==> flow/design.v <==
`timescale 1ns / 1ps
module adder_1bit(a, b, ci, s, co);
	input wire a,b,ci;
	output wire s,co;
	and (c1,a,b), (c2,b,ci), (c3,a,ci);
	xor (s1,a,b), (s,s1,ci);
	or (co,c1,c2,c3);
endmodule
`timescale 1ns / 1ps
module adder_32bits(A, B, Ctr, S, Co,Cy);
	parameter size=32;
   input [size:1] A;
   input [size:1] B;
   input Ctr;
   output [size:1] S;
   output Co;
	output Cy;
	wire[size-1:1]  Ctemp;
	wire[size:1]    Bo;
	assign Bo={32{Ctr}}^B;
adder_1bit 	A1(.a(A[1]),.b(Bo[1]),.ci(Ctr),.s(S[1]),.co(Ctemp[1])),
		A2(A[2],Bo[2],Ctemp[1],S[2],Ctemp[2]),
		A3(A[3],Bo[3],Ctemp[2],S[3],Ctemp[3]),
		A4(A[4],Bo[4],Ctemp[3],S[4],Ctemp[4]),
		A5(A[5],Bo[5],Ctemp[4],S[5],Ctemp[5]),
		A6(A[6],Bo[6],Ctemp[5],S[6],Ctemp[6]),
		A7(A[7],Bo[7],Ctemp[6],S[7],Ctemp[7]),
		A8(A[8],Bo[8],Ctemp[7],S[8],Ctemp[8]),
		A9(A[9],Bo[9],Ctemp[8],S[9],Ctemp[9]),
		A10(A[10],Bo[10],Ctemp[9],S[10],Ctemp[10]),
		A11(A[11],Bo[11],Ctemp[10],S[11],Ctemp[11]),
		A12(A[12],Bo[12],Ctemp[11],S[12],Ctemp[12]),
		A13(A[13],Bo[13],Ctemp[12],S[13],Ctemp[13]),
		A14(A[14],Bo[14],Ctemp[13],S[14],Ctemp[14]),
		A15(A[15],Bo[15],Ctemp[14],S[15],Ctemp[15]),
		A16(A[16],Bo[16],Ctemp[15],S[16],Ctemp[16]),
		A17(A[17],Bo[17],Ctemp[16],S[17],Ctemp[17]),
		A18(A[18],Bo[18],Ctemp[17],S[18],Ctemp[18]),
		A19(A[19],Bo[19],Ctemp[18],S[19],Ctemp[19]),
		A20(A[20],Bo[20],Ctemp[19],S[20],Ctemp[20]),
		A21(A[21],Bo[21],Ctemp[20],S[21],Ctemp[21]),
		A22(A[22],Bo[22],Ctemp[21],S[22],Ctemp[22]),
		A23(A[23],Bo[23],Ctemp[22],S[23],Ctemp[23]),
		A24(A[24],Bo[24],Ctemp[23],S[24],Ctemp[24]),
		A25(A[25],Bo[25],Ctemp[24],S[25],Ctemp[25]),
		A26(A[26],Bo[26],Ctemp[25],S[26],Ctemp[26]),
		A27(A[27],Bo[27],Ctemp[26],S[27],Ctemp[27]),
		A28(A[28],Bo[28],Ctemp[27],S[28],Ctemp[28]),
		A29(A[29],Bo[29],Ctemp[28],S[29],Ctemp[29]),
		A30(A[30],Bo[30],Ctemp[29],S[30],Ctemp[30]),
		A31(A[31],Bo[31],Ctemp[30],S[31],Ctemp[31]),
		A32(A[32],Bo[32],Ctemp[31],S[32],Co);
		assign Cy=(!(A[32]^Bo[32]))*(A[32]^S[32]);
endmodule
module mul_32_32_64(clk, rst, start, a, b, out, idle);
   input clk;
   input rst;
   input start;
   input [31:0] a, b;
   output reg [63:0] out;
   output idle;
   reg [63:0]        out_r;
   parameter START = 1'b0, CALC = 1'b1;
   reg [4:0]         count;
   reg               state;
   reg               last;
   wire [33:0]       tmp_sum;
   wire [33:0]       a_ext;
   wire [33:0]       addend;
   wire [2:0]        booth;
   assign idle = (state == START);
   assign a_ext = {{2{a[31]}}, a};
   assign booth = {out_r[1:0], last};
   assign addend = (booth[1] ^ booth[0]) ? a_ext : {a_ext[32:0], 1'b0} & {34{booth[2] ^ booth[0]}};
   assign tmp_sum = {{2{out_r[63]}}, out_r[63:32]} + (addend ^ {34{booth[2]}}) + {33'b0, booth[2]};
   always @(posedge clk) begin
      if (rst) begin
         state <= START;
         count <= 5'b00000;
      end else begin
      case (state)
        START: begin
           if (start) begin
              out_r <= {32'b0, b};
              last <= 1'b0;
              count <= 5'b00000;
              state <= CALC;
           end
        end
        CALC: begin
           if (~count[4]) begin
              count <= count + 1;
              out_r[63:30] <= tmp_sum[33:0];
              out_r[29:0] <= out_r[31:2];
              last <= out_r[1];
           end  
           else begin
              out <= out_r;
              state <= START;
              count <= 5'b00000;
           end
        end  
        default:;
      endcase  
      end
   end  
endmodule  
module div_64_32_32(clk, rst, start, a, b, quo, mod, idle);
   input clk;
   input rst;
   input start;
   input [63:0] a;
   input [31:0] b;
   output reg [31:0] quo, mod;
   output idle;
   reg [31:0]        quo_r;
   reg [33:0]        mod_r;
   parameter START = 2'b00, CALC = 2'b01, FIN = 2'b11;
   reg [1:0]         state;
   reg [4:0]         count;
   wire [33:0]       b_ext;
   wire [33:0]       tmp_sum;
   reg               op;
   assign idle = (state == START);
   assign b_ext = {2'b00, b};
   assign tmp_sum = mod_r + (b_ext ^ {34{op}}) + {33'b0, op};
   always @(posedge clk) begin
      if (rst) begin
         state <= START;
         count <= 5'b00000;
      end else begin
      case (state)
        START: begin
           if (start) begin
              mod_r <= {1'b0, a[63:31]};
              quo_r <= {a[30:0], 1'b0};
              op <= 1;     
              count <= 5'b00000;
              state <= CALC;
           end
        end
        CALC: begin
           if (count != 5'b11111) begin
              mod_r <= {tmp_sum[32:0], quo_r[31]};
              quo_r <= {quo_r[30:0], ~tmp_sum[33]};
              op <= ~tmp_sum[33];
              count <= count + 1;
           end
           else begin
              quo_r <= {quo_r[30:0], ~tmp_sum[33]};
              mod_r <= tmp_sum[33] ? tmp_sum + b_ext : tmp_sum;
              state <= FIN;
              count <= 5'b00000;
           end
        end
        FIN: begin
           quo <= quo_r;
           mod <= mod_r[31:0];
           state <= START;
           count <= 5'b00000;
        end
        default: state <= START;
      endcase  
      end
   end  
endmodule  
module int_calc(clk, rst, start, A, B, done, int_add, int_sub, int_mul, int_div, int_mod, addCo, addCy, subCo, subCy);
   input clk;
   input rst;
   input start;
   input [63:0] A;
   input [31:0] B;
   output done;
   output [31:0] int_add;
   output [31:0] int_sub;
   output [63:0] int_mul;
   output [31:0] int_div;
   output [31:0] int_mod;
	output addCo;
	output addCy;
	output subCo;
	output subCy;
   reg [31:0] a_r;
   reg [31:0] b_r;
   reg        busy;
   wire       mul_idle;
   wire       div_idle;
   assign done = busy & mul_idle & div_idle;
   always @(posedge clk) begin
      if (start) begin
         a_r <= A[31:0];
         b_r <= B;
      end
      if (rst) busy <= 1'b0;
      else if (start) busy <= 1'b1;
      else if (done) busy <= 1'b0;
   end
   adder_32bits adder(.A(a_r),
                      .B(b_r),
                      .Ctr(1'b0),
                      .S(int_add),
                      .Co(addCo),
                      .Cy(addCy));
   adder_32bits suber(.A(a_r),
                      .B(b_r),
                      .Ctr(1'b1),
                      .S(int_sub),
                      .Co(subCo),
                      .Cy(subCy));
   mul_32_32_64 muler(.clk(clk),
                      .rst(rst),
                      .start(start),
                      .a(a_r),
                      .b(B),
                      .out(int_mul),
                      .idle(mul_idle));
   div_64_32_32 diver(.clk(clk),
                      .rst(rst),
                      .start(start),
                      .a(A),
                      .b(b_r),
                      .quo(int_div),
                      .mod(int_mod),
                      .idle(div_idle));
endmodule  
# Reports on int_calc
# Tool output for the design above before and after an edit, in the order of the flow.
# Lines under "orig" count in the file above, lines under "edited" in the edited file.
# "diff" is "edited" less "orig", of the values as shown; "change_rel_pct" is that difference over "orig", in percent.
# Cell names lack the library's common part.
# Not given: -
[inputs]
top = "int_calc"
clk_port = "clk"
cell_library = "sky130hd"
corner = "tt_025C_1v80"

# Diff
# The edit as a unified diff against the file above.
# A script made this edit. It changes what the design does and was not meant as an optimisation.
# begin of diff
@@ -72,5 +72,7 @@
    assign a_ext = {{2{a[31]}}, a};
    assign booth = {out_r[1:0], last};
-   assign addend = (booth[1] ^ booth[0]) ? a_ext : {a_ext[32:0], 1'b0} & {34{booth[2] ^ booth[0]}};
+   reg [33:0] addend_r;
+   always @(posedge clk) addend_r <= (booth[1] ^ booth[0]) ? a_ext : {a_ext[32:0], 1'b0} & {34{booth[2] ^ booth[0]}};
+   assign addend = addend_r;
    assign tmp_sum = {{2{out_r[63]}}, out_r[63:32]} + (addend ^ {34{booth[2]}}) + {33'b0, booth[2]};
    always @(posedge clk) begin
# end of diff

# Elaborated design
# Counts by Yosys on the flattened word-level netlist (proc, flatten, opt, wreduce; memories kept). Register bits leave out memories and registers merged into their read ports (data or address). Print and check cells are left out. Cells with the same type and inputs are merged into one.
[word_totals]
columns = ["item", "orig", "edited", "diff", "change_rel_pct"]
rows = [
  ["mem_bits_rw", 0, 0, 0, "-"],
  ["n_memories", 0, 0, 0, "-"],
  ["out_inout_bits", 197, 197, 0, 0.00],
  ["latchBits", 0, 0, 0, "-"],
  ["regBits", 338, 372, 34, 10.06],
  ["inputBits", 99, 99, 0, 0.00],
  ["wordCells", 532, 533, 1, 0.19],
  ["romBits", 0, 0, 0, "-"],
  ["clocked_rd_ports_x_width", 0, 0, 0, "-"],
]
[classes]
columns = ["item", "orig", "edited", "diff", "change_rel_pct"]
rows = [
  ["n_addsub", 7, 7, 0, 0.00],
  ["bitwise", 454, 454, 0, 0.00],
  ["shift", 0, 0, 0, "-"],
  ["compare", 0, 0, 0, "-"],
  ["n_mux", 32, 32, 0, 0.00],
  ["n_reduce_logical", 13, 13, 0, 0.00],
  ["eq_ne", 8, 8, 0, 0.00],
  ["multipliers", 2, 2, 0, 0.00],
  ["div_mod_pow", 0, 0, 0, "-"],
]
# Operator kinds equal on both sides are left out: 38.

# Longest topological paths
# Depth = most cells in a row (Yosys ltp): at word level without a register or memory, in the mapped netlist without a sequential cell, where the memories' decode and read muxes count.
[logic_depth]
columns = ["item", "orig", "edited", "diff", "change_rel_pct"]
rows = [
  ["depth_word", 97, 97, 0, 0.00],
  ["abc_area", "0", "0", "-", "-"],
  ["ltp_mapped", 36, 36, 0, 0.00],
  ["ltp_nobuf", 36, 36, 0, 0.00],
]

# Synthesis result
# The flow's flattened synthesis, as Yosys stat reports it; memories are mapped. The netlist is that of the ABC_AREA named above (0 if unset); the other value can give another one.
[types]
columns = ["type", "orig", "edited", "diff", "change_rel_pct"]
rows = [
  ["nor2_1", 168, 105, -63, -37.50],
  ["a21oi_1", 135, 98, -37, -27.41],
  ["dfxtp_1", 15, 48, 33, 220.00],
  ["a221oi_1", 35, 3, -32, -91.43],
  ["o22ai_1", 35, 4, -31, -88.57],
  ["a22o_1", 6, 33, 27, 450.00],
  ["xor2_1", 63, 87, 24, 38.10],
  ["a211oi_1", 16, 36, 20, 125.00],
  ["nand2_1", 94, 77, -17, -18.09],
  ["o2bb2ai_1", 3, 16, 13, 433.33],
  ["inv_1", 115, 103, -12, -10.43],
  ["nor3_1", 21, 33, 12, 57.14],
  ["mux2i_1", 18, 6, -12, -66.67],
  ["xnor2_1", 44, 51, 7, 15.91],
  ["buf_1", 14, 7, -7, -50.00],
  ["and3_1", 11, 18, 7, 63.64],
  ["o21ai_1", 2, 9, 7, 350.00],
  ["and4_1", 1, 8, 7, 700.00],
]
# Cell types equal on both sides are left out: 18.
# Not every row of either side is listed.
[mapped]
columns = ["item", "orig", "edited", "diff", "change_rel_pct"]
rows = [
  ["cells", 1827, 1773, -54, -2.96],
  ["ff_cells", 339, 372, 33, 9.73],
  ["seqArea_um2", 10029.6, 10690.3, 660.7, 6.59],
  ["yosys_area_um2", 20711.1, 21222.9, 511.8, 2.47],
]
# The figures by module come from a second, unflattened synthesis with its own total; it is not the netlist above.
[unflattened]
columns = ["item", "orig", "edited", "diff", "change_rel_pct"]
rows = [
  ["hier_cells", 1862, 1695, -167, -8.97],
  ["area_unflattened_um2", 21365.5, 21007.6, -357.9, -1.68],
]
# Rows give one instance, submodules left out.
[by_module_orig]
columns = ["module", "mod_area_um2", "n_inst", "seq_area_um2", "cells"]
rows = [
  ["div_64_32_32", 9150.0, 1, 4093.9, 857],
  ["mul_32_32_64", 8204.1, 1, 3993.8, 793],
  ["int_calc", 1974.4, 1, 1941.9, 70],
  ["adder_1bit", 20.0, 64, 0.0, 1],
  ["adder_32bits", 377.9, 2, 0.0, 39],
]
[by_module_edited]
columns = ["module", "mod_area_um2", "n_inst", "seq_area_um2", "cells"]
rows = [
  ["div_64_32_32", 9150.0, 1, 4093.9, 857],
  ["mul_32_32_64", 7846.3, 1, 4654.5, 626],
  ["int_calc", 1974.4, 1, 1941.9, 70],
  ["adder_1bit", 20.0, 64, 0.0, 1],
  ["adder_32bits", 377.9, 2, 0.0, 39],
]

# Timing after synthesis
# Source: OpenSTA report_checks on the synthesized netlist (no wires, ideal clock, input and output delay 20% of the period each), path of least setup slack; recovery checks are left aside. Register names are those of the netlist, which keeps one name where synthesis merged equal registers.
[synth_timing]
columns = ["item", "orig", "edited", "diff", "change_rel_pct"]
rows = [
  ["kind", "register to output", "register to output", "-", "-"],
  ["startpoint", "reg a_r[0]", "reg b_r[0]", "-", "-"],
  ["endpoint", "out addCy", "out addCy", "-", "-"],
  ["path_buffers", 0, 0, 0, "-"],
  ["path_delay_ns", 15.043, 15.034, -0.009, -0.06],
  ["clock_period_ns", 21.0, 21.0, 0.0, 0.00],
  ["setup_slack_ns", 1.757, 1.766, 0.009, "-"],
  ["driving_pins", 36, 36, 0, 0.00],
  ["t_required_ns", 16.800, 16.800, 0.000, 0.00],
  ["output_delay_ns", 4.200, 4.200, 0.000, 0.00],
  ["arrival_ns", 15.043, 15.034, -0.009, -0.06],
  ["launch_ns", 0.000, 0.000, 0.000, "-"],
  ["synth_period_reached_ns", 19.243, 19.234, -0.009, -0.05],
]
# "path_delay_ns" = arrival - input delay + setup time.
# A path that ends at an output port has no setup time.
# "driving_pins": output pins that drive a net of the path, with the launching flip-flop's if there is one; two outputs of one cell count as two.
# "synth_period_reached_ns" = period - worst setup slack (recovery checks aside). The figure is calculated, with input and output delays left at 20% of the set period.
# The rows between start and end are the longest chain of elaborated cells between them; the timing report does not say that the signal goes this way. Where chains are equally long, one stands for them.
# A line is the first line of the expression or statement that the cell stems from. Yosys adds cells for indexed reads and writes and turns some case tables into memories.
[synth_via_orig]
cell_sequence = "edfxtp_1 ha_1 fa_1 fa_1 fa_1 fa_1 fa_1 fa_1 fa_1 fa_1 fa_1 fa_1 fa_1 fa_1 fa_1 fa_1 fa_1 fa_1 fa_1 fa_1 fa_1 fa_1 fa_1 fa_1 fa_1 fa_1 fa_1 fa_1 fa_1 fa_1 fa_1 fa_1 inv_1 fa_1 xnor2_1 and2_1"
elab_chain_len = 94
cone_cells = 124
lines_between = 4
classes_between = "mul (1); logic (123)"
[synth_lines_orig]
columns = ["item", "line", "text"]
rows = [
  ["from (decl)", 183, "reg [31:0] a_r;"],
  ["from (assign)", 191, "a_r <= A[31:0];"],
  ["AND 1 bit (2 in a row)", 5, "and (c1,a,b), (c2,b,ci), (c3,a,ci);"],
  ["bitwise OR 1 bit (2 in a row)", 7, "or (co,c1,c2,c3);"],
  ["AND 1 bit", 5, ""],
  ["bitwise OR 1 bit (2 in a row)", 7, ""],
  ["AND 1 bit", 5, ""],
  ["bitwise OR 1 bit (2 in a row)", 7, ""],
  ["AND 1 bit", 5, ""],
  ["[74 not listed]", "-", ""],
  ["AND 1 bit", 5, ""],
  ["bitwise OR 1 bit (2 in a row)", 7, ""],
  ["AND 1 bit", 5, ""],
  ["bitwise OR 1 bit (2 in a row)", 7, ""],
  ["bitwise XOR 1 bit", 6, "xor (s1,a,b), (s,s1,ci);"],
  ["bitwise XOR 1 bit", 53, "assign Cy=(!(A[32]^Bo[32]))*(A[32]^S[32]);"],
  ["multiplier 1 x 1 -> 1 bit", 53, ""],
  ["to (decl)", 180, "output addCy;"],
]
[synth_via_edited]
cell_sequence = "edfxtp_1 ha_1 fa_1 fa_1 fa_1 fa_1 fa_1 fa_1 fa_1 fa_1 fa_1 fa_1 fa_1 fa_1 fa_1 fa_1 fa_1 fa_1 fa_1 fa_1 fa_1 fa_1 fa_1 fa_1 fa_1 fa_1 fa_1 fa_1 fa_1 fa_1 fa_1 fa_1 inv_1 fa_1 xnor2_1 and2_1"
elab_chain_len = 94
cone_cells = 124
lines_between = 4
classes_between = "mul (1); logic (123)"
[synth_lines_edited]
columns = ["item", "line", "text"]
rows = [
  ["from (decl)", 186, "reg [31:0] b_r;"],
  ["from (assign)", 194, "b_r <= B;"],
  ["AND 1 bit (2 in a row)", 5, "and (c1,a,b), (c2,b,ci), (c3,a,ci);"],
  ["bitwise OR 1 bit (2 in a row)", 7, "or (co,c1,c2,c3);"],
  ["AND 1 bit", 5, ""],
  ["bitwise OR 1 bit (2 in a row)", 7, ""],
  ["AND 1 bit", 5, ""],
  ["bitwise OR 1 bit (2 in a row)", 7, ""],
  ["AND 1 bit", 5, ""],
  ["[74 not listed]", "-", ""],
  ["AND 1 bit", 5, ""],
  ["bitwise OR 1 bit (2 in a row)", 7, ""],
  ["AND 1 bit", 5, ""],
  ["bitwise OR 1 bit (2 in a row)", 7, ""],
  ["bitwise XOR 1 bit", 6, "xor (s1,a,b), (s,s1,ci);"],
  ["bitwise XOR 1 bit", 53, "assign Cy=(!(A[32]^Bo[32]))*(A[32]^S[32]);"],
  ["multiplier 1 x 1 -> 1 bit", 53, ""],
  ["to (decl)", 182, "output addCy;"],
]

# Path in the finished layout
# From the final timing report of the runs of set A: the path of least setup slack in the routed layout; clock arrival at registers is part of the times.
[layout_timing]
columns = ["item", "orig", "edited", "diff", "change_rel_pct"]
rows = [
  ["kind", "register to output", "register to output", "-", "-"],
  ["startpoint", "reg b_r[0]", "reg b_r[0]", "-", "-"],
  ["endpoint", "out int_add[31]", "out subCy", "-", "-"],
  ["path_buffers", 2, 2, 0, 0.00],
  ["clock_period_ns", 21.0, 21.0, 0.0, 0.00],
  ["driving_pins", 37, 38, 1, 2.70],
  ["setup_slack_ns", 1.90, 1.77, -0.13, "-"],
  ["launch_ns", 0.56, 0.56, 0.00, 0.00],
  ["t_required_ns", 16.80, 16.80, 0.00, 0.00],
  ["output_delay_ns", 4.20, 4.20, 0.00, 0.00],
  ["arrival_ns", 14.90, 15.03, 0.13, 0.87],
]
# The rows between start and end are the longest chain of elaborated cells between them; the timing report does not say that the signal goes this way. Where chains are equally long, one stands for them.
[layout_via_orig]
cell_sequence = "edfxtp_1 buf_4 ha_1 fa_2 fa_2 fa_2 fa_2 fa_2 fa_2 fa_2 fa_2 fa_2 fa_2 fa_2 fa_2 fa_2 fa_1 fa_2 fa_2 fa_1 fa_2 fa_2 fa_2 fa_2 fa_2 fa_2 fa_2 fa_2 fa_2 fa_2 fa_2 fa_1 fa_1 inv_1 fa_1 inv_1 clkdlybuf4s50_1"
elab_chain_len = 92
cone_cells = 122
lines_between = 3
classes_between = "logic (122)"
[layout_lines_orig]
columns = ["item", "line", "text"]
rows = [
  ["from (decl)", 184, "reg [31:0] b_r;"],
  ["from (assign)", 192, "b_r <= B;"],
  ["AND 1 bit (2 in a row)", 5, "and (c1,a,b), (c2,b,ci), (c3,a,ci);"],
  ["bitwise OR 1 bit (2 in a row)", 7, "or (co,c1,c2,c3);"],
  ["AND 1 bit", 5, ""],
  ["bitwise OR 1 bit (2 in a row)", 7, ""],
  ["AND 1 bit", 5, ""],
  ["bitwise OR 1 bit (2 in a row)", 7, ""],
  ["AND 1 bit", 5, ""],
  ["[71 not listed]", "-", ""],
  ["AND 1 bit", 5, ""],
  ["bitwise OR 1 bit (2 in a row)", 7, ""],
  ["AND 1 bit", 5, ""],
  ["bitwise OR 1 bit (2 in a row)", 7, ""],
  ["AND 1 bit", 5, ""],
  ["bitwise OR 1 bit (2 in a row)", 7, ""],
  ["bitwise XOR 1 bit", 6, "xor (s1,a,b), (s,s1,ci);"],
  ["to (decl)", 174, "output [31:0] int_add;"],
]
[layout_via_edited]
cell_sequence = "edfxtp_1 buf_4 ha_1 fa_2 fa_2 fa_2 fa_2 fa_1 fa_2 fa_1 fa_2 fa_2 fa_1 fa_2 fa_2 fa_2 fa_2 fa_2 [2 not listed] fa_1 fa_2 fa_2 fa_2 fa_1 fa_1 fa_2 fa_2 fa_2 fa_2 fa_2 fa_1 fa_1 inv_1 fa_1 xnor2_1 nor2_1 clkbuf_2"
elab_chain_len = 97
cone_cells = 127
lines_between = 4
classes_between = "mul (1); logic (126)"
[layout_lines_edited]
columns = ["item", "line", "text"]
rows = [
  ["from (decl)", 186, "reg [31:0] b_r;"],
  ["from (assign)", 194, "b_r <= B;"],
  ["inverter 32 bit", "-", ""],
  ["AND 1 bit", 5, "and (c1,a,b), (c2,b,ci), (c3,a,ci);"],
  ["bitwise OR 1 bit (2 in a row)", 7, "or (co,c1,c2,c3);"],
  ["AND 1 bit", 5, ""],
  ["bitwise OR 1 bit (2 in a row)", 7, ""],
  ["AND 1 bit", 5, ""],
  ["bitwise OR 1 bit (2 in a row)", 7, ""],
  ["[78 not listed]", "-", ""],
  ["AND 1 bit", 5, ""],
  ["bitwise OR 1 bit (2 in a row)", 7, ""],
  ["AND 1 bit", 5, ""],
  ["bitwise OR 1 bit (2 in a row)", 7, ""],
  ["bitwise XOR 1 bit", 6, "xor (s1,a,b), (s,s1,ci);"],
  ["bitwise XOR 1 bit", 53, "assign Cy=(!(A[32]^Bo[32]))*(A[32]^S[32]);"],
  ["multiplier 1 x 1 -> 1 bit", 53, ""],
  ["to (decl)", 184, "output subCy;"],
]

# Flow runs
# Runs of the flow (Yosys, OpenROAD) on both versions; the two runs of a pair have the same settings. The constraints put input and output delay at 20% of the set period each and load the outputs with 0.01 pF.
[flow_settings_set_A]
CORE_UTILIZATION = 40
SETUP_SLACK_MARGIN = 1.5
period_ns = 21.0
CAP_MARGIN = 20
CORE_MARGIN = 2
SLEW_MARGIN = 20
[measured_set_A]
columns = ["item", "orig", "edited", "diff", "change_rel_pct"]
rows = [
  ["yosys.chip_area_um2", 20711.1, 21222.9, 511.8, 2.47],
  ["fin_ws_ns", 1.896, 1.770, -0.126, "-"],
  ["cell_area_final_um2", 25388.1, 26046.2, 658.1, 2.59],
  ["post_route_util_pct", 49.5, 49.6, 0.1, "-"],
  ["totalPower_mw", 2.346, 2.492, 0.146, 6.22],
  ["hold_ws_ns", 0.442, 0.441, -0.001, "-"],
  ["total_negative_slack_ns", 0.000, 0.000, 0.000, "-"],
  ["final_die_area_um2", 53613.1, 54915.2, 1302.1, 2.43],
]
[flow_settings_set_B]
CAP_MARGIN = 20
CELL_PAD_IN_SITES_GLOBAL_PLACEMENT = 3
CORE_UTILIZATION = 16
CTS_CLUSTER_DIAMETER = 296
GPL_ROUTABILITY_DRIVEN = 1
GPL_TIMING_DRIVEN = 0
MAX_ROUTING_LAYER = "met4"
PLACE_DENSITY = 0.4
SETUP_SLACK_MARGIN = 1.26
SLEW_MARGIN = 35
TNS_END_PERCENT = 70
period_ns = 23.8
CORE_MARGIN = 2
[measured_set_B]
columns = ["item", "orig", "edited", "diff", "change_rel_pct"]
rows = [
  ["yosys.chip_area_um2", 20711.1, 21222.9, 511.8, 2.47],
  ["fin_ws_ns", 1.969, 2.032, 0.063, "-"],
  ["cell_area_final_um2", 27961.8, 28592.4, 630.6, 2.26],
  ["post_route_util_pct", 21.7, 21.7, 0.0, "-"],
  ["totalPower_mw", 2.276, 2.404, 0.128, 5.62],
  ["hold_ws_ns", 0.443, 0.440, -0.003, "-"],
  ["total_negative_slack_ns", 0.000, 0.000, 0.000, "-"],
  ["final_die_area_um2", 132340.0, 135571.0, 3231.0, 2.44],
]
# "totalPower_mw" is the tool's figure for a default switching activity; nothing was simulated.
